==> flow/design.v <==
`timescale 1ns / 1ps
module uart_tx(clk,clk_x,rst,data_in,send,trans_done,txd);
input clk;
input clk_x;
input rst;
input[7:0] data_in;
input send;
output reg trans_done;
output reg txd;
reg[7:0] data_in_buf;
reg act0,act1;
reg act_down;
parameter
    idle=5'b00000,
    start=5'b00001,
    b0=5'b00011,
    b1=5'b00010,
    b2=5'b00110,
    b3=5'b00111,
    b4=5'b00101,
    b5=5'b00100,
    b6=5'b01100,
    b7=5'b01101,
    check=5'b01111,
    stop=5'b01110;
reg[4:0] present_state;
always@(posedge clk)
begin
    if(rst)
    begin
        act0 <= 1'b0;
        act1 <= 1'b0;
        act_down <= 1'b0;
        present_state <= idle;
        txd <= 1;
        trans_done <= 1'b0;
        data_in_buf <= 8'd0;
    end
    else if (clk_x) begin
     act0<=send;
     act1<=act0;
     act_down<=act0&~act1;
     case(present_state)
        idle: begin
                txd<=1;
                data_in_buf<=data_in;
                if(act_down==1)
                begin
                    present_state <= start;
                end
                else
                    present_state <= idle;
             end
             start: begin
                txd <= 'd0;
                present_state <= b0;
             end
             b0: begin
                txd <= data_in_buf[0];
                present_state<=b1;
             end
             b1: begin
                txd<=data_in_buf[1];
                present_state<=b2;
             end
             b2: begin
                txd<=data_in_buf[2];
                present_state<=b3;
             end
             b3: begin
                txd<=data_in_buf[3];
                present_state<=b4;
             end
             b4: begin
                txd<=data_in_buf[4];
                present_state<=b5;
             end
             b5: begin
                txd<=data_in_buf[5];
                present_state<=b6;
             end
             b6: begin
                txd<=data_in_buf[6];
                present_state<=b7;
             end
             b7: begin
                txd<=data_in_buf[7];
                present_state<=check;
             end
             check: begin
                txd<=data_in_buf[7]^data_in_buf[6]^data_in_buf[5]^data_in_buf[4]^data_in_buf[3]^data_in_buf[2]^data_in_buf[1]^data_in_buf[0];
                present_state<=stop;
             end
             stop: begin
                txd<='d1;
                trans_done <= 1;
                present_state<=idle;
             end
             default: present_state<=present_state;
        endcase
    end
end
endmodule
`timescale 1ns / 1ps
module uart_rx(clk,clk_16x,rst,rxd,data_rec,data_ready,data_error);
input clk;
input clk_16x;
input rst;
input rxd;
output reg data_ready;
output reg data_error;
output[7:0] data_rec;
reg[7:0] data_out,data_out1;
wire rxd_buf = ^data_out;
reg[15:0] clk_16x_cnt;
reg rxd1,rxd2;
reg start_flag;
parameter width=8;
parameter idle=1,one=2,two=3,stop=4;
reg[width-1:0] present_state;
reg[width-1:0] next_state;
assign data_rec=data_out1;
always@ (posedge clk)
begin
    if(rst)
        present_state<=idle;
    else if (clk_16x)
        present_state<=next_state;
end
always @(*)
begin
    next_state=idle;
    if(clk_16x_cnt<='d8)
        next_state=idle;
    if(clk_16x_cnt>'d8 && clk_16x_cnt <= 'd136)
        next_state=one;
    if(clk_16x_cnt>'d136 && clk_16x_cnt <= 'd152)
        next_state=two;
    if(clk_16x_cnt>'d152 && clk_16x_cnt <= 'd168)
        next_state=stop;
    if(clk_16x_cnt > 'd168)
        next_state=idle;
end
always@(posedge clk)
begin
    if(rst)
    begin
        rxd1<=1'd1;
        rxd2<=1'd1;
        data_ready<='d0;
        data_error<=1'd0;
        clk_16x_cnt<='d0;
        start_flag<=0;
        data_out<=8'd0;
        data_out1<=8'd0;
    end
    else if (clk_16x) begin
        case(present_state)
        idle: begin
              rxd1<=rxd;
              rxd2<=rxd1;
              if((~rxd1)&&rxd2)
                    start_flag<='d1;
              else if(start_flag==1)
                clk_16x_cnt<=clk_16x_cnt+'d1;
            end
         one: begin
                clk_16x_cnt<=clk_16x_cnt + 'd1;
                if(clk_16x_cnt=='d24)data_out[0]<=rxd;
                else if(clk_16x_cnt=='d40)data_out[1]<=rxd;
                else if(clk_16x_cnt=='d56)data_out[2]<=rxd;
                else if(clk_16x_cnt=='d72)data_out[3]<=rxd;
                else if(clk_16x_cnt=='d88)data_out[4]<=rxd;
                else if(clk_16x_cnt=='d104)data_out[5]<=rxd;
                else if(clk_16x_cnt=='d120)data_out[6]<=rxd;
                else if(clk_16x_cnt=='d136)data_out[7]<=rxd;
            end
         two: begin
                if(clk_16x_cnt=='d152)
                begin
                    if(rxd_buf==rxd) data_error<=1'd0;
                    else data_error<=1'd1;
                end
                clk_16x_cnt <= clk_16x_cnt+'d1;
            end
         stop: begin
                if(clk_16x_cnt=='d168)
                begin
                    if(1'd1==rxd)
                    begin
                        data_error<=1'd0;
                        data_ready<='d1;
                    end
                    else begin
                        data_error<=1'd1;
                        data_ready<='d0;
                    end
                end
                data_out1<=data_out;
                if(clk_16x_cnt>168)
                begin
                    clk_16x_cnt <= 0;
                    start_flag <= 0;
                end
                else
                    clk_16x_cnt <= clk_16x_cnt + 'd1;
            end
         default: ;
         endcase
    end
end
endmodule
`timescale 1ns / 1ps
module uart_top(
    input clk,
    input rst,
    input[7:0] data_in,
    output[7:0] data_rec,
    input rxd,
    output txd
);
wire clk_ms,clk_20ms,clk_16x,clk_x;
wire data_ready;
wire data_error;
wire send_ready;
reg send;
always @(posedge clk)
    if (rst) send <= 1'b0;
    else if (clk_ms) send <= ~send;
divclk my_divclk(
    .clk(clk),
    .rst(rst),
    .clk_ms(clk_ms),
    .btnclk(clk_20ms),
    .clk_16x(clk_16x),
    .clk_x(clk_x)
);
uart_tx tx(
    .clk(clk),
    .clk_x(clk_x),
    .rst(rst),
    .data_in({1'b1,data_in[6:0]}),
    .send(send),
    .trans_done(send_ready),
    .txd(txd)
    );
uart_rx rx(
    .clk(clk),
    .clk_16x(clk_16x),
    .rst(rst),
    .rxd(rxd),
    .data_rec(data_rec),
    .data_ready(data_ready),
    .data_error(data_error)
);
endmodule
module divclk(clk,rst,clk_ms,btnclk,clk_16x,clk_x);
input clk;
input rst;
output clk_ms,btnclk,clk_16x,clk_x;
reg[31:0] cnt1;
reg[31:0] cnt2;
reg[31:0] cnt3;
reg[31:0] cntclk_cnt;
reg clk_ms_q;
reg btnclk_q;
reg clk_16x_q;
reg clk_x_q;
parameter MS_MAX = 32'd15;
parameter BTN_MAX = 32'd63;
parameter X16_MAX = 32'd0;
parameter X_MAX = 32'd15;
assign clk_ms = (cnt1==MS_MAX) && !clk_ms_q;
assign btnclk = (cntclk_cnt==BTN_MAX) && !btnclk_q;
assign clk_16x = (cnt2==X16_MAX) && !clk_16x_q;
assign clk_x = (cnt3==X_MAX) && !clk_x_q;
always@(posedge clk)
begin
    if (rst) begin
        clk_ms_q<=1'b0;
        cnt1<=0;
    end
    else if(cnt1==MS_MAX)
    begin
        clk_ms_q<=~clk_ms_q;
        cnt1<=0;
    end
    else
        cnt1<=cnt1+1'b1;
end
always@(posedge clk)
begin
    if (rst) begin
        btnclk_q<=1'b0;
        cntclk_cnt<=0;
    end
    else if(cntclk_cnt==BTN_MAX)
    begin
        btnclk_q<=~btnclk_q;
        cntclk_cnt<=0;
    end
    else
        cntclk_cnt<=cntclk_cnt+1'b1;
end
always@(posedge clk)
begin
    if (rst) begin
        clk_16x_q<=1'b0;
        cnt2<=0;
    end
    else if(cnt2==X16_MAX)
    begin
        clk_16x_q<=~clk_16x_q;
        cnt2<='d0;
    end
    else
        cnt2<=cnt2+1'b1;
end
always@(posedge clk)
begin
    if (rst) begin
        clk_x_q<=1'b0;
        cnt3<=0;
    end
    else if(cnt3==X_MAX)
    begin
        clk_x_q<=~clk_x_q;
        cnt3<= 0;
    end
    else
        cnt3<=cnt3+1'b1;
end
endmodule
`timescale 1ns / 1ps
module engine(input [1:0] global_state, input clk, rst, power_on, power_off, manual_power,
              output reg next_power, output reg power_light);
    parameter POFF=1'b0,PON=1'b1;
    reg [1:0] temp_state;
    wire clk_ms,clk_20ms,clk_16x,clk_x;
    divclk my_divclk(
        .clk(clk),
        .rst(rst),
        .clk_ms(clk_ms),
        .btnclk(clk_20ms),
        .clk_16x(clk_16x),
        .clk_x(clk_x)
    );
    reg power1;
    reg [9:0] cnt;
    always @(posedge clk) begin
        if (rst) begin
          temp_state <= 2'b00;
          cnt <= 10'b0;
          power1 <= 1'b0;
        end
        else if (clk_ms) begin
          if (power_on == 1'b1 && power1 == 1'b0) begin
            cnt <= cnt + 10'b1;
            if (cnt == 10'd1000) begin
                cnt <= 10'b0;
                power1 <= 1'b1;
            end
          end
          if (power1 == 1'b1 && power_off == 1'b1) begin
            cnt <= 10'b0;
            power1 <= 1'b0;
          end
          if (global_state == 2'b00 && power_on != 1'b1 && manual_power == POFF) begin
            cnt <= 10'b0;
            power1 <= 1'b0;
          end
          if (temp_state != global_state) begin
            temp_state <= global_state;
            cnt <= 10'b0;
            power1 <= 1'b0;
          end
        end
    end
    always @(*) begin
        next_power = power1;
        power_light = next_power;
    end
endmodule
`timescale 1ns / 1ps
module milecounter(input clk, input rst, input moving, input activate,
output reg [7:0] seg1, output reg [7:0] seg2, output reg [7:0] an);
    reg[18:0] divclk_cnt;
    reg divclk;
    reg[29:0] cntclk_cnt;
    reg cntclk;
    reg[3:0] disp_dat;
    reg[2:0] disp_bit;
    reg[23:0] count;
    reg[3:0] res1;
    reg[3:0] res2;
    reg[3:0] res3;
    reg[3:0] res4;
    reg[3:0] res5;
    reg[3:0] res6;
    reg[3:0] res7;
    reg[23:0] count_n;
    reg[3:0] r1, r2, r3, r4, r5, r6, r7;
    reg[3:0] disp_dat_n;
    reg[2:0] disp_bit_n;
    reg[7:0] an_n;
    reg[7:0] seg_n;
    integer i;
    parameter maxcnt = 19'd7;
    parameter maxcount = 24'd9999999;
    parameter maxclk = 30'd0;
    wire div_en = (divclk_cnt == maxcnt) && !divclk;
    wire cnt_en = (cntclk_cnt == maxclk) && !cntclk;
    always @(posedge clk) begin
        if (rst) begin
            divclk_cnt <= 0;
            divclk <= 1'b0;
            cntclk_cnt <= 0;
            cntclk <= 1'b0;
        end
        else begin
            if (divclk_cnt == maxcnt) begin
                divclk <= ~divclk;
                divclk_cnt <= 0;
            end
            else divclk_cnt <= divclk_cnt + 1'b1;
            if (cntclk_cnt == maxclk) begin
                cntclk <= ~cntclk;
                cntclk_cnt <= 0;
            end
            else cntclk_cnt <= cntclk_cnt + 1'b1;
        end
    end
    always @(*) begin
        disp_bit_n = (disp_bit >= 7) ? 1'b0 : disp_bit + 1'b1;
        case (disp_bit_n)
            3'b000: begin
                disp_dat_n = (activate==1'b0)? 4'hf:res1;
                an_n = 8'b00000001;
            end
            3'b001: begin
                disp_dat_n = (activate==1'b0)? 4'hf:res2;
                an_n = 8'b00000010;
            end
            3'b010: begin
                disp_dat_n = (activate==1'b0)? 4'hf:res3;
                an_n = 8'b00000100;
            end
            3'b011: begin
                disp_dat_n = (activate==1'b0)? 4'hf:res4;
                an_n = 8'b00001000;
            end
            3'b100: begin
                disp_dat_n = (activate==1'b0)? 4'hf:res5;
                an_n = 8'b00010000;
            end
            3'b101: begin
                disp_dat_n = (activate==1'b0)? 4'hf:res6;
                an_n = 8'b00100000;
            end
            3'b110: begin
                disp_dat_n = (activate==1'b0)? 4'hf:res7;
                an_n = 8'b01000000;
            end
            3'b111: begin
                disp_dat_n = 0;
                an_n = 8'b10000000;
            end
            default: begin
                disp_dat_n = 0;
                an_n = 8'b00000000;
            end
        endcase
        case (disp_dat_n)
            4'h0 : seg_n = 8'hfc;
            4'h1 : seg_n = 8'h60;
            4'h2 : seg_n = 8'hda;
            4'h3 : seg_n = 8'hf2;
            4'h4 : seg_n = 8'h66;
            4'h5 : seg_n = 8'hb6;
            4'h6 : seg_n = 8'hbe;
            4'h7 : seg_n = 8'he0;
            4'h8 : seg_n = 8'hfe;
            4'h9 : seg_n = 8'hf6;
            4'ha : seg_n = 8'hee;
            4'hb : seg_n = 8'h3e;
            4'hc : seg_n = 8'h9c;
            4'hd : seg_n = 8'h7a;
            4'he : seg_n = 8'h9e;
            default : seg_n = 8'h8e;
        endcase
    end
    always @(posedge clk) begin
        if (rst) begin
            disp_bit <= 3'd0;
            disp_dat <= 4'd0;
            an <= 8'b00000001;
            seg1 <= 8'd0;
            seg2 <= 8'd0;
        end
        else if (div_en) begin
            disp_bit <= disp_bit_n;
            disp_dat <= disp_dat_n;
            an <= an_n;
            if (an_n > 8'b00001000) seg1 <= seg_n;
            else seg2 <= seg_n;
        end
    end
    always @(*) begin
        if(activate==1'b0)
            count_n = 0;
        else
            count_n = (moving == 1'b1) ? ((count == maxcount) ? 24'd0 : count + 24'd1) : count;
        r1 = 0;
        r2 = 0;
        r3 = 0;
        r4 = 0;
        r5 = 0;
        r6 = 0;
        r7 = 0;
        for (i = 23; i >= 0; i = i - 1) begin
            if (r1 >= 4'd5) r1 = r1 + 4'd3;
            if (r2 >= 4'd5) r2 = r2 + 4'd3;
            if (r3 >= 4'd5) r3 = r3 + 4'd3;
            if (r4 >= 4'd5) r4 = r4 + 4'd3;
            if (r5 >= 4'd5) r5 = r5 + 4'd3;
            if (r6 >= 4'd5) r6 = r6 + 4'd3;
            if (r7 >= 4'd5) r7 = r7 + 4'd3;
            r7 = {r7[2:0], r6[3]};
            r6 = {r6[2:0], r5[3]};
            r5 = {r5[2:0], r4[3]};
            r4 = {r4[2:0], r3[3]};
            r3 = {r3[2:0], r2[3]};
            r2 = {r2[2:0], r1[3]};
            r1 = {r1[2:0], count_n[i]};
        end
    end
    always @(posedge clk) begin
        if (rst) begin
            count <= 24'd0;
            res1 <= 4'd0;
            res2 <= 4'd0;
            res3 <= 4'd0;
            res4 <= 4'd0;
            res5 <= 4'd0;
            res6 <= 4'd0;
            res7 <= 4'd0;
        end
        else if (cnt_en) begin
            count <= count_n;
            res1 <= r1;
            res2 <= r2;
            res3 <= r3;
            res4 <= r4;
            res5 <= r5;
            res6 <= r6;
            res7 <= r7;
        end
    end
endmodule
`timescale 1ns / 1ps
module manual(input clk, input rst, input power, input[1:0] global_state, input[1:0] state, 
input[3:0] moving_state, input clutch,brake,throttle,rgs,left,right,
output reg [1:0] next_state, output reg [3:0] next_moving_state, 
output reg manual_power, output reg turn_left_light, output reg turn_right_light,
output [7:0] seg1, output [7:0] seg2, output [7:0] an);
    parameter POFF=1'b0,PON=1'b1;
    parameter NSTART=2'b00,START=2'b01,MOVING=2'b10;
    parameter NON_MOVING=4'b0000,MOVE_FORWARD=4'b0001,MOVE_BACK=4'b0010,
    TURN_RIGHT=4'b1000,TURN_LEFT=4'b0100;
    reg activate;
    reg moving;
    milecounter mc(.clk(clk), .rst(rst), .moving(moving), .activate(activate),
    .seg1(seg1), .seg2(seg2), .an(an));
    always @(*) begin
      if (power == 1'b1 && global_state == 2'b00) activate = 1'b1;
      else activate = 1'b0;
    end
    always @(*) begin
      if (moving_state == MOVE_FORWARD || moving_state == MOVE_BACK) moving = 1'b1;
      else moving = 1'b0;
    end
    always @(*) begin
    turn_left_light = 1'b0;
    turn_right_light = 1'b0;
    next_state = NSTART;
    next_moving_state = NON_MOVING;
    manual_power = power;
    if (power == PON && global_state == 2'b00) begin
      case(state)
      NSTART:begin
        turn_left_light = 1'b1;
        turn_right_light = 1'b1;
      if (brake) begin 
        next_state = NSTART;
        manual_power = PON; 
      end
      else if(throttle&&~clutch) begin 
        next_state = NSTART;
        manual_power = POFF; 
      end
      else if(throttle&&clutch&&~brake&&~rgs) begin 
        next_state = START;
        manual_power = PON; 
      end
      else begin 
        next_state = state;
        manual_power = power; 
      end
      next_moving_state = NON_MOVING;
      end
      START:begin
      turn_left_light = 1'b0;
      turn_right_light = 1'b0;
      manual_power = PON;
      if (brake) begin 
        next_state = NSTART;
        next_moving_state = NON_MOVING; 
      end
      else if (~clutch&&throttle) begin 
        next_state = MOVING;
        if (rgs) next_moving_state = MOVE_BACK;
        else next_moving_state = MOVE_FORWARD; 
      end
      else if (~throttle) begin
        next_state = state;
        next_moving_state = NON_MOVING;
        manual_power = power;
      end
      else begin 
        next_state = state;
        next_moving_state = moving_state;
        manual_power = power; 
      end
      if (next_state != NSTART && next_moving_state != NON_MOVING && next_moving_state != MOVE_BACK) begin
        if(~left&&~right) begin 
          if (next_state == MOVING) next_moving_state = MOVE_FORWARD;
          turn_left_light = 1'b0;
          turn_right_light = 1'b0;
        end 
        else if (~left&&right) begin
          if (next_state == MOVING) next_moving_state = TURN_RIGHT;
          turn_left_light = 1'b0;
          turn_right_light = 1'b1;
        end
        else if (left&&~right) begin
          if (next_state == MOVING) next_moving_state = TURN_LEFT;
          turn_right_light = 1'b0;
          turn_left_light = 1'b1;
        end
        else begin
          if (next_state == MOVING) next_moving_state = MOVE_FORWARD;
          turn_left_light = 1'b1;
          turn_right_light = 1'b1;
        end
      end
      end
      MOVING:begin
      if (rgs&&~clutch) begin
        manual_power = POFF;
        next_state = NSTART;
        next_moving_state = NON_MOVING;
      end
      else if (brake) begin
        manual_power = PON;
        next_state = NSTART;
        next_moving_state = NON_MOVING;
      end
      else if (~throttle) begin
        manual_power = PON;
        next_state = START;
        next_moving_state = NON_MOVING;
      end
      else if (rgs&&clutch) begin
        manual_power = PON;
        next_state = MOVING;
        next_moving_state = MOVE_BACK;
      end
      else if (~rgs) begin
        manual_power = PON;
        next_state = MOVING;
        next_moving_state = MOVE_FORWARD;
      end
      else begin
        manual_power = PON;
        next_state = state;
        next_moving_state = moving_state;
      end
      if (next_state != NSTART && next_moving_state != NON_MOVING && next_moving_state != MOVE_BACK) begin
        if(~left&&~right) begin 
          if (next_state == MOVING) next_moving_state = MOVE_FORWARD;
          turn_left_light = 1'b0;
          turn_right_light = 1'b0;
        end 
        else if (~left&&right) begin
          if (next_state == MOVING) next_moving_state = TURN_RIGHT;
          turn_left_light = 1'b0;
          turn_right_light = 1'b1;
        end
        else if (left&&~right) begin
          if (next_state == MOVING) next_moving_state = TURN_LEFT;
          turn_right_light = 1'b0;
          turn_left_light = 1'b1;
        end
        else begin
          if (next_state == MOVING) next_moving_state = MOVE_FORWARD;
          turn_left_light = 1'b1;
          turn_right_light = 1'b1;
        end
      end
      end
      endcase
    end
    else begin
      turn_left_light = 1'b0;
      turn_right_light = 1'b0; 
      next_state = NSTART;
      next_moving_state = NON_MOVING;
    end
    end
endmodule
`timescale 1ns / 1ps
module semiauto(input power, input [1:0] global_state, input [3:0] detector, 
input[1:0] state, input[3:0] moving_state, input rst, input sys_clk, 
input left, input right, input straight, input back, 
output reg [1:0] next_state, output reg [3:0] next_moving_state);
  parameter s1=2'b01, s2=2'b00, s3=2'b10, s4=2'b11;
  parameter MOVE_FORWARD=4'b0001, STOP=4'b0000, TURN_LEFT=4'b0100, TURN_RIGHT=4'b1000;
  reg crossroad;
  reg around;
  reg [15:0] turn_cnt;
  reg [10:0] cool_cnt;
  reg [3:0] traffic;
  wire clk_ms,clk_20ms,clk_16x,clk_x;
  divclk myclk(sys_clk,rst,clk_ms,clk_20ms,clk_16x,clk_x);
  always @(posedge sys_clk) begin
    if (rst == 1'b1) begin
      turn_cnt <= 11'b0;
    end
    else if (clk_20ms) begin
      if (state == s3) turn_cnt <= turn_cnt + 11'b1;
      else turn_cnt <= 11'b0;
    end
  end
  always @(posedge sys_clk) begin
    if (rst == 1'b1) begin
      cool_cnt <= 11'b0;
    end
    else if (clk_20ms) begin
      if (state == s4) cool_cnt <= cool_cnt + 11'b1;
      else cool_cnt <= 11'b0;
    end
  end
  always @(posedge sys_clk) begin
    if (rst) crossroad <= 1'b1;
    else if (detector[0] || ~detector[1] || ~detector[2]) crossroad <= 1'b1;
    else crossroad <= 1'b0;
  end
  always @(*) begin
    if (straight) begin
      traffic = MOVE_FORWARD;
      around = 1'b0;
    end
    else if (back) begin
      traffic = TURN_LEFT;
      around = 1'b1;
    end
    else if (left && ~right) begin
      traffic = TURN_LEFT;
      around = 1'b0;
    end 
    else if (~left && right) begin
      traffic = TURN_RIGHT;
      around = 1'b0;
    end 
    else begin
      traffic = STOP;
      around = 1'b0;
    end 
  end
  always @(*) begin
    if (power == 1'b1 && global_state == 2'b10) begin
      case (state)
        s1:begin
          case (crossroad)
            1'b0: begin
              next_state = s1;
              next_moving_state = MOVE_FORWARD;
            end
            1'b1: begin
              next_state = s2;
              next_moving_state = STOP;
            end
            default: begin
              next_state = s1;
              next_moving_state = MOVE_FORWARD;
            end
          endcase
        end 
        s2:begin
          case (traffic)
            STOP: begin
              next_state = s2;
              next_moving_state = STOP;
            end 
            MOVE_FORWARD: begin
              next_state = s4;
              next_moving_state = MOVE_FORWARD;
            end
            TURN_LEFT: begin
              next_state = s3;
              next_moving_state = TURN_LEFT;
            end
            TURN_RIGHT: begin
              next_state = s3;
              next_moving_state = TURN_RIGHT;
            end
            default: begin
              next_state = s2;
              next_moving_state = STOP;
            end
          endcase
        end
        s3:begin
          case (around)
            1'b1: begin
              if (turn_cnt >= 16'd200) begin
                next_state = s4;
                next_moving_state = MOVE_FORWARD;
              end
              else begin
                next_state = s3;
                if (moving_state == TURN_LEFT) next_moving_state = TURN_LEFT;
                else next_moving_state = TURN_RIGHT;
              end
            end
            1'b0: begin
              if (turn_cnt >= 16'd100) begin
                next_state = s4;
                next_moving_state = MOVE_FORWARD;
              end
              else begin
                next_state = s3;
                if (moving_state == TURN_LEFT) next_moving_state = TURN_LEFT;
                else next_moving_state = TURN_RIGHT;
              end
            end
            default: begin
              next_state = s3;
              if (moving_state == TURN_LEFT) next_moving_state = TURN_LEFT;
              else next_moving_state = TURN_RIGHT;
            end
          endcase
        end
        s4:begin
          if (cool_cnt >= 11'd50) begin
            next_state = s1;
            next_moving_state = MOVE_FORWARD;
          end
          else begin
            next_state = s4;
            next_moving_state = MOVE_FORWARD;
          end
        end
      endcase
    end
    else begin
      next_state = s2;
      next_moving_state = STOP;
    end
  end
endmodule
`timescale 1ns / 1ps
module auto(input sys_clk, rst, power,
global_state, input[1:0] state, input[3:0] moving_state, input[3:0] detector,
output pl_beacon_sig, output de_beacon_sig,
output reg[1:0] next_state, output reg[3:0] next_moving_state);
    parameter MOVING=2'b01, WAITING=2'b00, TURNING=2'b10, COOLING=2'b11;
    parameter MOVE_FORWARD=4'b0001, STOP=4'b0000, TURN_LEFT=4'b0100, TURN_RIGHT=4'b1000;
    assign pl_beacon_sig = 1'b0;
    assign de_beacon_sig = 1'b0;
    reg crossroad;
    reg [3:0] nms;
    reg [10:0] turn_cnt;
    reg [10:0] cool_cnt;
    reg [10:0] wait_cnt;
    wire clk_ms,clk_20ms,clk_16x,clk_x;
    divclk myclk(sys_clk,rst,clk_ms,clk_20ms,clk_16x,clk_x);
    always @(*) begin
        if (power == 1'b1 && global_state == 2'b01) begin
            case (state)
                MOVING: begin
                  case (crossroad)
                    1'b0: begin
                      next_state = MOVING;
                      next_moving_state = MOVE_FORWARD;
                    end
                    1'b1: begin
                      next_state = WAITING;
                      next_moving_state = STOP;
                    end
                  endcase
                end
                WAITING: begin
                  if (wait_cnt >= 11'd100) begin
                    case (nms)
                        MOVE_FORWARD: begin
                            next_state = COOLING;
                            next_moving_state = MOVE_FORWARD;
                        end
                        TURN_LEFT: begin
                            next_state = TURNING;
                            next_moving_state = TURN_LEFT;
                        end
                        TURN_RIGHT: begin
                            next_state = TURNING;
                            next_moving_state = TURN_RIGHT;
                        end
                        default: begin
                            next_state = WAITING;
                            next_moving_state = STOP;
                        end
                    endcase
                  end
                  else begin
                    next_state = WAITING;
                    next_moving_state = STOP;
                  end       
                end 
                TURNING: begin
                    if (turn_cnt >= 11'd100) begin
                        next_state = COOLING;
                        next_moving_state = MOVE_FORWARD;
                    end
                    else begin
                        next_state = TURNING;
                        if (moving_state == TURN_LEFT) next_moving_state = TURN_LEFT;
                        else next_moving_state = TURN_RIGHT;
                    end
                end
                COOLING: begin
                    if (cool_cnt >= 11'd50) begin
                        next_state = MOVING;
                        next_moving_state = MOVE_FORWARD;
                    end
                    else begin
                        next_state = COOLING;
                        next_moving_state = MOVE_FORWARD;
                    end
                end
            endcase
        end
        else begin
          next_state = WAITING;
          next_moving_state = STOP;
        end
    end
    always @(posedge sys_clk) begin
         if (rst) nms <= STOP;
         else case (detector)  
            4'b0001: nms <= TURN_LEFT;
            4'b0010: nms <= TURN_LEFT;
            4'b0011: nms <= TURN_LEFT;
            4'b1010: nms <= TURN_LEFT;
            4'b1011: nms <= TURN_LEFT;
            4'b0000: nms <= TURN_RIGHT;
            4'b0100: nms <= TURN_RIGHT;
            4'b0101: nms <= TURN_RIGHT;
            4'b1000: nms <= TURN_RIGHT;
            4'b1001: nms <= TURN_RIGHT;
            4'b1100: nms <= TURN_RIGHT;
            4'b1101: nms <= TURN_RIGHT;
            4'b0110: nms <= MOVE_FORWARD;
            4'b0111: nms <= MOVE_FORWARD;
            4'b1110: nms <= MOVE_FORWARD;
            4'b1111: nms <= MOVE_FORWARD;
         endcase
    end
    always @(posedge sys_clk) begin
        if (rst) crossroad <= 1'b1;
        else if (detector[0] || ~detector[1] || ~detector[2]) crossroad <= 1'b1;
        else crossroad <= 1'b0;
    end
    always @(posedge sys_clk) begin
        if (rst == 1'b1) begin
            wait_cnt <= 11'b0;
        end
        else if (clk_20ms) begin
            if (state == WAITING) wait_cnt <= wait_cnt + 11'b1;
            else wait_cnt <= 11'b0;
        end
    end
    always @(posedge sys_clk) begin
        if (rst == 1'b1) begin
            turn_cnt <= 11'b0;
        end
        else if (clk_20ms) begin
            if (state == TURNING) turn_cnt <= turn_cnt + 11'b1;
            else turn_cnt <= 11'b0;
        end
    end
    always @(posedge sys_clk) begin
        if (rst == 1'b1) begin
            cool_cnt <= 11'b0;
        end
        else if (clk_20ms) begin
            if (state == COOLING) cool_cnt <= cool_cnt + 11'b1;
            else cool_cnt <= 11'b0;
        end
    end
endmodule
`timescale 1ns / 1ps
module SimulatedDevice(
    input[1:0] global_state,
    input sys_clk,
    input rx,
    output tx,
    input turn_left_signal,
    input turn_right_signal,
    input move_forward_signal,
    input move_backward_signal,
    input place_barrier_signal,
    input destroy_barrier_signal,
    input rst,
    input clutch,
    input throttle,
    input brake,
    input power_on,
    input power_off,
    output front_detector,
    output back_detector,
    output left_detector,
    output right_detector,
    output move_backward_light,
    output move_forward_light,
    output turn_left_light,
    output turn_right_light,
    output power_light,
    output reg [2:0] state_light,
    output reg [3:0] moving_light,
    output [7:0] seg1,
    output [7:0] seg2,
    output [7:0] an
    );
    wire power;
    reg [1:0] state;
    reg [3:0] moving_state;
    wire manual_power;
    wire [1:0] next_state1;
    wire [1:0] next_state2;
    wire [1:0] next_state3;
    wire [3:0] next_moving_state1;
    wire [3:0] next_moving_state2;
    wire [3:0] next_moving_state3;
    wire pl_beacon_sig, de_beacon_sig;
    wire next_power;
    engine en(.global_state(global_state), .clk(sys_clk), .rst(rst), .power_on(power_on), .power_off(power_off), 
    .manual_power(manual_power), .next_power(next_power), .power_light(power_light));
    manual ma(.clk(sys_clk), .rst(rst), .power(power), .global_state(global_state), .state(state), .moving_state(moving_state), .clutch(clutch), 
    .brake(brake), .throttle(throttle), .rgs(move_backward_signal), .left(turn_left_signal), 
    .right(turn_right_signal), .next_state(next_state1), .next_moving_state(next_moving_state1),
    .manual_power(manual_power), .turn_left_light(turn_left_light), .turn_right_light(turn_right_light),
    .seg1(seg1), .seg2(seg2), .an(an));
    semiauto sa(.power(power), .global_state(global_state),
    .detector({front_detector, left_detector, right_detector, back_detector}),
    .state(state), .moving_state(moving_state), .rst(rst), .sys_clk(sys_clk), 
    .left(turn_left_signal), .right(turn_right_signal), .straight(move_forward_signal), 
    .back(move_backward_signal), .next_state(next_state2), .next_moving_state(next_moving_state2));
    auto au(.sys_clk(sys_clk), .rst(rst), .power(power), .global_state(global_state), 
    .state(state), .moving_state(moving_state),
    .detector({front_detector, left_detector, right_detector, back_detector}),
    .pl_beacon_sig(pl_beacon_sig), .de_beacon_sig(de_beacon_sig), 
    .next_state(next_state3), .next_moving_state(next_moving_state3));
    assign power = next_power;
    assign move_backward_light = 1'b0;
    assign move_forward_light = 1'b0;
    always @(*) begin
      if (power == 1'b1) begin
        if (global_state == 2'b00) begin
            if (state == 2'b00) state_light = 3'b001;
            else if (state == 2'b01) state_light = 3'b010;
            else state_light = 3'b100;
        end
        else begin
          case (state)
            2'b00: state_light = 3'b001;
            2'b01: state_light = 3'b010;
            2'b10: state_light = 3'b100;
            2'b11: state_light = 3'b111; 
          endcase
        end
        moving_light = moving_state;
      end 
      else begin
        state_light = 3'b000;
        moving_light = moving_state;
      end
    end
    always @(posedge sys_clk) begin
        if (rst == 1'b1) begin
          state <= 2'b00;
          moving_state <= 4'b0000;
        end
        else begin
          case (global_state)
            2'b00:begin
                state <= next_state1;
                moving_state <= next_moving_state1;
            end
            2'b10:begin
                state <= next_state2;
                moving_state <= next_moving_state2;
            end
            2'b01:begin
                state <= next_state3;
                moving_state <= next_moving_state3;
            end
            default: ;
          endcase
        end
    end
    wire [7:0] in = {2'b10, 2'b00, moving_state};
    wire [7:0] rec;
    assign front_detector = rec[0];
    assign left_detector = rec[1];
    assign right_detector = rec[2];
    assign back_detector = rec[3];
    uart_top md(.clk(sys_clk), .rst(rst), .data_in(in), .data_rec(rec), .rxd(rx), .txd(tx));
endmodule
Lab notebook: SimulatedDevice

* Tool chain data of SimulatedDevice *
Tool output for the design above before and after an edit, in the order of the flow.
"unedited" refers to lines of the RTL above, "edited" to lines of the edited file.
"change" is "edited" less "unedited", of the values as shown; "rel. change" is that difference over "unedited", in percent.
Cell names lack the library's common part.
Not given: n/a

set-up
  top = SimulatedDevice
  clock port = sys_clk
  standard-cell library = sky130hd
  library corner = tt_025C_1v80

* Edit of the RTL *
The edit as a unified diff against the file above.
A script made this edit. It was not meant as an optimisation and need not keep what the design does.

begin of diff
@@ -732,5 +732,8 @@
   reg [3:0] traffic;
   wire clk_ms,clk_20ms,clk_16x,clk_x;
-  divclk myclk(sys_clk,rst,clk_ms,clk_20ms,clk_16x,clk_x);
+  assign clk_ms = 0;
+  assign clk_20ms = 0;
+  assign clk_16x = 0;
+  assign clk_x = 0;
   always @(posedge sys_clk) begin
     if (rst == 1'b1) begin
end of diff

* Elaborated design *
Source: Yosys, flattened and elaborated, memories not mapped. Widths are those after wreduce. Registers that Yosys merges into a memory's read port (data or address) are not register bits. Print and check cells do not count.
Yosys's memory passes give these memory sizes; they may raise the number of words (mostly to a power of two), join words into wider ones and drop unused or constant bits.

operators by class
  item                   unedited  edited  change  rel. change (%)
  mux-type cells         291       280     -11     -3.78
  reduce/logical cells   90        87      -3      -3.33
  $add $sub $neg         157       154     -3      -1.91
  bitwise operators      32        30      -2      -6.25
  eq/ne operators        58        57      -1      -1.72
  magnitude comparators  155       152     -3      -1.94

operators by type and width
  operator                                                                 unedited  edited  change  rel. change (%)
  1-bit 2-to-1 mux                                                         34        30      -4      -11.76
  4-bit 2-to-1 mux                                                         162       160     -2      -1.23
  1-bit NOT                                                                27        25      -2      -7.41
  1-bit logical AND                                                        32        31      -1      -3.12
  2-bit 2-to-1 mux                                                         22        21      -1      -4.55
  2-bit OR reduction                                                       12        11      -1      -8.33
  1-bit zero test                                                          8         7       -1      -12.50
  32-bit by 1-bit adder with 32-bit output (second input constant)         6         5       -1      -16.67
  11-bit by 1-bit adder with 11-bit output (second input constant)         4         3       -1      -25.00
  11-bit 2-to-1 mux                                                        4         3       -1      -25.00
  16-bit 2-to-1 mux                                                        4         3       -1      -25.00
  2-bit case mux with 2-bit select                                         4         3       -1      -25.00
  4-bit case mux with 2-bit select                                         3         2       -1      -33.33
  16-bit by 1-bit adder with 16-bit output (second input constant)         2         1       -1      -50.00
  32-bit by 6-bit == test with 1-bit output (second input constant)        2         1       -1      -50.00
  11-bit by 6-bit >= comparator with 1-bit output (second input constant)  2         1       -1      -50.00
  16-bit by 7-bit >= comparator with 1-bit output (second input constant)  1         0       -1      -100.00
  16-bit by 8-bit >= comparator with 1-bit output (second input constant)  1         0       -1      -100.00
  4-bit by 3-bit >= comparator with 1-bit output (second input constant)   133       133     0       0.00
  4-bit by 2-bit adder with 4-bit output (second input constant)           117       117     0       0.00
  3-bit 2-to-1 mux                                                         28        28      0       0.00
  3-bit by 2-bit adder with 3-bit output (second input constant)           16        16      0       0.00
  2-bit AND reduction                                                      10        10      0       0.00
  1-bit by 2-bit adder with 3-bit output (both inputs constant)            6         6       0       0.00
  1-bit by 3-bit >= comparator with 1-bit output (both inputs constant)    6         6       0       0.00
  2-bit == test (second input constant)                                    5         5       0       0.00
  10-bit 2-to-1 mux                                                        5         5       0       0.00
  3-bit == test (second input constant)                                    4         4       0       0.00

The list need not be complete.

bit counts
  item                             unedited  edited  change  rel. change (%)
  bits in read-only memories       160       160     0       0.00
  memories kept                    2         2       0       0.00
  word-level cells                 842       815     -27     -3.21
  output and inout bits            41        41      0       0.00
  bits of input ports              16        16      0       0.00
  clocked read ports x word width  3         3       0       0.00
  register bits after elaboration  462       402     -60     -12.99

memories
  item                                     unedited                          edited
  words x width with read and write ports  16 x 7 bit 1R0W; 16 x 3 bit 1R0W  16 x 7 bit 1R0W; 16 x 3 bit 1R0W

* Logic depth *
Longest topological path by Yosys (ltp), each cell counted once; first at word level (registers and memories cut), then after technology mapping (sequential cells cut; the memories' decode and read muxes count).

logic depth
  item                          unedited  edited  change  rel. change (%)
  depth after elaboration       51        51      0       0.00
  ABC_AREA                      0         0       n/a     n/a
  mapped depth                  112       116     +4      +3.57
  mapped depth without buffers  105       108     +3      +2.86

* Synthesis result *
Yosys stat after the flow's synthesis: flattened, memories mapped to cells. It holds for the ABC_AREA given above (unset counts as 0); a run with the other value may have another netlist.

cell types
  type      unedited  edited  change  rel. change (%)
  dfxtp_1   465       405     -60     -12.90
  nor2_1    669       612     -57     -8.52
  xor2_1    199       159     -40     -20.10
  nand2_1   399       375     -24     -6.02
  nor3_1    143       119     -24     -16.78
  nand4_1   84        106     +22     +26.19
  nand2b_1  48        70      +22     +45.83
  and3_1    96        77      -19     -19.79
  nand3_1   223       205     -18     -8.07
  xnor2_1   142       125     -17     -11.97
  clkbuf_1  140       156     +16     +11.43
  a31oi_1   30        46      +16     +53.33
  and4_1    17        30      +13     +76.47
  a21o_1    44        32      -12     -27.27
  o211a_1   9         21      +12     +133.33
  o21ai_1   36        25      -11     -30.56
  o22ai_1   34        45      +11     +32.35
  o311a_1   17        7       -10     -58.82

The list need not be complete.

mapped netlist
  item                                unedited  edited    change    rel. change (%)
  mapped cells                        4,538     4,297     -241      -5.31
  flip-flop cells                     465       405       -60       -12.90
  sequential part of the area (um^2)  9,308.9   8,107.8   -1,201.1  -12.90
  cell area after synthesis (um^2)    34,624.5  31,820.5  -2,804.0  -8.10
  buffer cells                        195       199       +4        +2.05

The figures by module come from a second, unflattened synthesis with its own total; it is not the netlist above.

second synthesis, totals
  item                                            unedited  edited    change    rel. change (%)
  cells (unflattened synthesis)                   6,686     5,658     -1,028    -15.38
  area total of the unflattened synthesis (um^2)  52,308.9  44,194.9  -8,114.0  -15.51

Rows give one instance, submodules left out.

modules, unedited
  module           times used  cells  area (um^2)  sequential area (um^2)
  divclk           4           741    6,244.7      2,642.5
  milecounter      1           2,767  19,227.2     2,542.4
  uart_rx          1           254    2,095.8      820.8
  auto             1           209    1,824.2      740.7
  semiauto         1           176    1,495.2      560.5
  uart_tx          1           113    1,029.7      500.5
  engine           1           75     701.9        260.2
  SimulatedDevice  1           53     475.5        120.1
  manual           1           71     444.2        0.0
  uart_top         1           4      36.3         20.0

modules, edited
  module           times used  cells  area (um^2)  sequential area (um^2)
  divclk           3           741    6,244.7      2,642.5
  milecounter      1           2,616  18,646.6     2,542.4
  uart_rx          1           270    2,128.3      820.8
  auto             1           209    1,824.2      740.7
  uart_tx          1           113    1,029.7      500.5
  engine           1           75     701.9        260.2
  SimulatedDevice  1           53     475.5        120.1
  manual           1           71     444.2        0.0
  semiauto         1           24     173.9        20.0
  uart_top         1           4      36.3         20.0

* Timing after synthesis *
OpenSTA on the mapped netlist: ideal clock, no wires. The path of least setup slack (recovery checks aside). Input and output delay are each 20% of the period. Register names are those of the netlist, which keeps one name where synthesis merged equal registers.

timing after synthesis
  item                           unedited                edited                  change  rel. change (%)
  kind                           in2reg                  in2reg                  n/a     n/a
  start point                    input global_state[0]   input global_state[0]   n/a     n/a
  end point                      register ma.mc.res7[2]  register ma.mc.res7[2]  n/a     n/a
  setup slack (ps)               1,092                   -35                     -1,127  n/a
  stages on the path             109                     112                     +3      +2.75
  arrival (ps)                   23,821                  24,947                  +1,126  +4.73
  delay of the path (ps)         18,908                  20,034                  +1,126  +5.96
  required time (ps)             24,913                  24,913                  0       0.00
  external input delay (ps)      5,000                   5,000                   0       0.00
  period (ps)                    25,000                  25,000                  0       0.00
  synthesis period reached (ps)  23,908                  25,035                  +1,127  +4.71

"delay of the path" is the arrival time less input delay plus setup time.
"stages on the path": output pins that drive a net of the path, with the launching flip-flop's if there is one; two outputs of one cell count as two.
"synthesis period reached" is the clock period less the worst setup slack; recovery checks do not enter. This is arithmetic on one report: input and output delays are still those of the set period (20% each).
Between the ends stands the longest chain of elaborated cells between them, by number of cells; it is not shown to be the way that was timed. Of several equally long chains one is given.
Each line given opens the expression or statement behind the cell; cells for indexed reads and writes are added by Yosys, which also makes memories of some case tables.

between the ends, after synthesis, unedited
  cells stage by stage = inv_1 -> ha_1 -> clkbuf_1 -> nand2_1 -> clkbuf_1 -> a31oi_1 -> o21a_1 -> inv_2 -> ha_1 -> nor2b_1 -> a211o_1 -> xnor2_4 -> ha_1 -> nor2b_1 -> nor2_1 -> nor2_1 -> a211oi_4 -> a311o_1 -> [73 not listed] -> a21o_1 -> a41oi_2 -> nor2_1 -> xnor2_1 -> nand2b_1 -> ha_1 -> a21oi_1 -> xnor3_1 -> ha_1 -> nand2b_1 -> nand2_1 -> a21oi_1 -> a21oi_1 -> ha_1 -> nand2b_1 -> a21boi_1 -> nor2_1 -> o31ai_1
  cells in the longest elaborated chain = 50
  elaborated cells on any way between the ends = 343

RTL lines, path after synthesis, unedited
  item                                            line  RTL
  start, declared                                 1013  input[1:0] global_state,
  2-bit zero test                                 575   if (power == 1'b1 && global_state == 2'b00) activate = 1'b1;
  1-bit logical AND                               575
  1-bit 2-to-1 mux                                575
  24-bit 2-to-1 mux                               509   if(activate==1'b0)
  1-bit by 2-bit adder with 3-bit output          521   if (r1 >= 4'd5) r1 = r1 + 4'd3;
  3-bit 2-to-1 mux                                521
  4-bit by 3-bit >= comparator with 1-bit output  521
  [36 not listed]                                 n/a
  4-bit 2-to-1 mux                                524   if (r4 >= 4'd5) r4 = r4 + 4'd3;
  4-bit by 2-bit adder with 4-bit output          525   if (r5 >= 4'd5) r5 = r5 + 4'd3;
  4-bit 2-to-1 mux                                525
  4-bit by 2-bit adder with 4-bit output          526   if (r6 >= 4'd5) r6 = r6 + 4'd3;
  4-bit 2-to-1 mux                                526
  3-bit by 2-bit adder with 3-bit output          527   if (r7 >= 4'd5) r7 = r7 + 4'd3;
  3-bit 2-to-1 mux                                527
  end, assigned                                   546   res7 <= 4'd0;
  end, assigned                                   556   res7 <= r7;
  end, declared                                   400   reg[3:0] res7;

between the ends, after synthesis, edited
  cells stage by stage = inv_1 -> ha_1 -> nand2_1 -> a31o_2 -> clkbuf_1 -> clkbuf_1 -> nor2_1 -> inv_1 -> ha_1 -> nor2b_1 -> or3_1 -> nor4_1 -> nor4_1 -> nand3_1 -> ha_1 -> nand2b_1 -> a21oi_1 -> a311oi_1 -> [76 not listed] -> xor2_1 -> nand2b_1 -> ha_1 -> a21oi_1 -> xnor2_1 -> inv_1 -> ha_1 -> nor2_1 -> o21ai_0 -> o21ai_0 -> ha_1 -> nand2b_1 -> nand2_1 -> nor2_1 -> a32oi_1 -> and3_1 -> and2_1 -> o31ai_1
  elaborated cells on any way between the ends = 343

RTL lines, path after synthesis, edited
  item             line  RTL
  start, declared  1016  input[1:0] global_state,
  end, assigned    546   res7 <= 4'd0;
  end, assigned    556   res7 <= r7;
  end, declared    400   reg[3:0] res7;

edited: Chain of elaborated cells between the ends: none given.
Some nets on the timed path still bear RTL names; the line given drives or declares the net.

named nets, after synthesis, edited
  net                line  RTL
  ma.mc.count_n[21]  509   if(activate==1'b0)

* Timing after layout *
Path of least setup slack in the final report of the runs of set A (OpenROAD, finished layout, wires in). Where an end is a register, its clock arrival counts in the times.
The path's times are printed in steps of 10 ps; the period is the one set.

timing after layout
  item                       unedited                edited                  change  rel. change (%)
  kind                       in2reg                  in2reg                  n/a     n/a
  start point                input global_state[1]   input global_state[0]   n/a     n/a
  end point                  register ma.mc.res5[1]  register ma.mc.res5[2]  n/a     n/a
  setup slack (ps)           1,540                   1,230                   -310    n/a
  period (ps)                25,000                  25,000                  0       0.00
  required time (ps)         25,480                  25,440                  -40     -0.16
  arrival (ps)               23,930                  24,210                  +280    +1.17
  stages on the path         95                      103                     +8      +8.42
  external input delay (ps)  5,000                   5,000                   0       0.00

Between the ends stands the longest chain of elaborated cells between them, by number of cells; it is not shown to be the way that was timed. Of several equally long chains one is given.

between the ends, after layout, unedited
  cells stage by stage = clkdlybuf4s50_1 -> inv_1 -> ha_1 -> nand2_1 -> a31oi_2 -> o21a_1 -> inv_2 -> ha_1 -> nor2b_1 -> a211o_1 -> xnor2_4 -> ha_1 -> nor2b_1 -> nor2_1 -> nor2_1 -> a211oi_4 -> buf_4 -> a21oi_2 -> [59 not listed] -> xor2_4 -> inv_2 -> ha_1 -> maj3_1 -> a2111oi_2 -> nor2_2 -> o21ai_4 -> xnor2_1 -> o211ai_2 -> and3_1 -> nor2_2 -> ha_1 -> mux2i_1 -> nor2_1 -> o32a_1 -> or4_1 -> o21a_1 -> a211oi_1
  cells in the longest elaborated chain = 50
  elaborated cells on any way between the ends = 277

RTL lines, path after layout, unedited
  item                                            line  RTL
  start, declared                                 1013  input[1:0] global_state,
  2-bit zero test                                 575   if (power == 1'b1 && global_state == 2'b00) activate = 1'b1;
  1-bit logical AND                               575
  1-bit 2-to-1 mux                                575
  24-bit 2-to-1 mux                               509   if(activate==1'b0)
  1-bit by 2-bit adder with 3-bit output          521   if (r1 >= 4'd5) r1 = r1 + 4'd3;
  3-bit 2-to-1 mux                                521
  4-bit by 3-bit >= comparator with 1-bit output  521
  [36 not listed]                                 n/a
  4-bit 2-to-1 mux                                522   if (r2 >= 4'd5) r2 = r2 + 4'd3;
  4-bit by 2-bit adder with 4-bit output          523   if (r3 >= 4'd5) r3 = r3 + 4'd3;
  4-bit 2-to-1 mux                                523
  4-bit by 2-bit adder with 4-bit output          524   if (r4 >= 4'd5) r4 = r4 + 4'd3;
  4-bit 2-to-1 mux                                524
  4-bit by 2-bit adder with 4-bit output          525   if (r5 >= 4'd5) r5 = r5 + 4'd3;
  4-bit 2-to-1 mux                                525
  end, assigned                                   544   res5 <= 4'd0;
  end, assigned                                   554   res5 <= r5;
  end, declared                                   398   reg[3:0] res5;

between the ends, after layout, edited
  cells stage by stage = clkdlybuf4s50_1 -> inv_1 -> ha_1 -> nand2_2 -> a31o_4 -> a21oi_2 -> inv_2 -> ha_1 -> nor2b_1 -> or3_1 -> nor4_4 -> nor4_4 -> nand3_2 -> ha_1 -> nand2b_1 -> a21oi_1 -> a311oi_1 -> buf_4 -> [67 not listed] -> inv_1 -> a32o_1 -> a22oi_2 -> inv_1 -> ha_1 -> o211a_1 -> o22a_2 -> o21ai_2 -> xnor2_2 -> inv_2 -> ha_1 -> inv_1 -> maj3_1 -> o211a_1 -> mux2i_1 -> and2_1 -> a2111oi_2 -> o31ai_1
  cells in the longest elaborated chain = 50
  elaborated cells on any way between the ends = 277

RTL lines, path after layout, edited
  item                                            line  RTL
  start, declared                                 1016  input[1:0] global_state,
  2-bit zero test                                 575   if (power == 1'b1 && global_state == 2'b00) activate = 1'b1;
  1-bit logical AND                               575
  1-bit 2-to-1 mux                                575
  24-bit 2-to-1 mux                               509   if(activate==1'b0)
  1-bit by 2-bit adder with 3-bit output          521   if (r1 >= 4'd5) r1 = r1 + 4'd3;
  3-bit 2-to-1 mux                                521
  4-bit by 3-bit >= comparator with 1-bit output  521
  [36 not listed]                                 n/a
  4-bit 2-to-1 mux                                522   if (r2 >= 4'd5) r2 = r2 + 4'd3;
  4-bit by 2-bit adder with 4-bit output          523   if (r3 >= 4'd5) r3 = r3 + 4'd3;
  4-bit 2-to-1 mux                                523
  4-bit by 2-bit adder with 4-bit output          524   if (r4 >= 4'd5) r4 = r4 + 4'd3;
  4-bit 2-to-1 mux                                524
  4-bit by 2-bit adder with 4-bit output          525   if (r5 >= 4'd5) r5 = r5 + 4'd3;
  4-bit 2-to-1 mux                                525
  end, assigned                                   544   res5 <= 4'd0;
  end, assigned                                   554   res5 <= r5;
  end, declared                                   398   reg[3:0] res5;

* Measured runs *
Runs of the flow (Yosys, OpenROAD) on both versions; the two runs of a pair have the same settings. The constraints put input and output delay at 20% of the set period each and load the outputs with 0.01 pF.

settings, set A
  period_ns = 25.0
  CAP_MARGIN = 20
  CORE_MARGIN = 2
  CORE_UTILIZATION = 40
  SLEW_MARGIN = 20

results, set A
  item                                unedited  edited    change    rel. change (%)
  cell area after synthesis (um^2)    34,624.5  31,820.5  -2,804.0  -8.10
  utilization (%)                     44.7      45.1      +0.4      n/a
  setup slack of the worst path (ps)  1,544     1,232     -312      n/a
  overall die area (um^2)             88,929.2  81,824.6  -7,104.6  -7.99
  summed negative setup slack (ps)    0         0         0         n/a
  reached clock period (ps)           23,456    23,768    +312      +1.33

settings, set B
  CORE_ASPECT_RATIO = 1.03
  CORE_UTILIZATION = 26
  CTS_CLUSTER_DIAMETER = 376
  PLACE_DENSITY = 0.88
  SETUP_SLACK_MARGIN = 0.72
  period_ns = 32.7
  CAP_MARGIN = 20
  CORE_MARGIN = 2
  SLEW_MARGIN = 20

results, set B
  item                                unedited   edited     change     rel. change (%)
  cell area after synthesis (um^2)    34,624.5   31,820.5   -2,804.0   -8.10
  utilization (%)                     29.0       28.9       -0.1       n/a
  setup slack of the worst path (ps)  4,148      2,594      -1,554     n/a
  overall die area (um^2)             136,106.0  125,201.0  -10,905.0  -8.01
  summed negative setup slack (ps)    0          0          0          n/a
  reached clock period (ps)           28,552     30,106     +1,554     +5.44

"reached clock period": clock period set for the run, less the worst setup slack. It is reckoned from that one timing run; input and output delays stay at 20% of the period that was set.
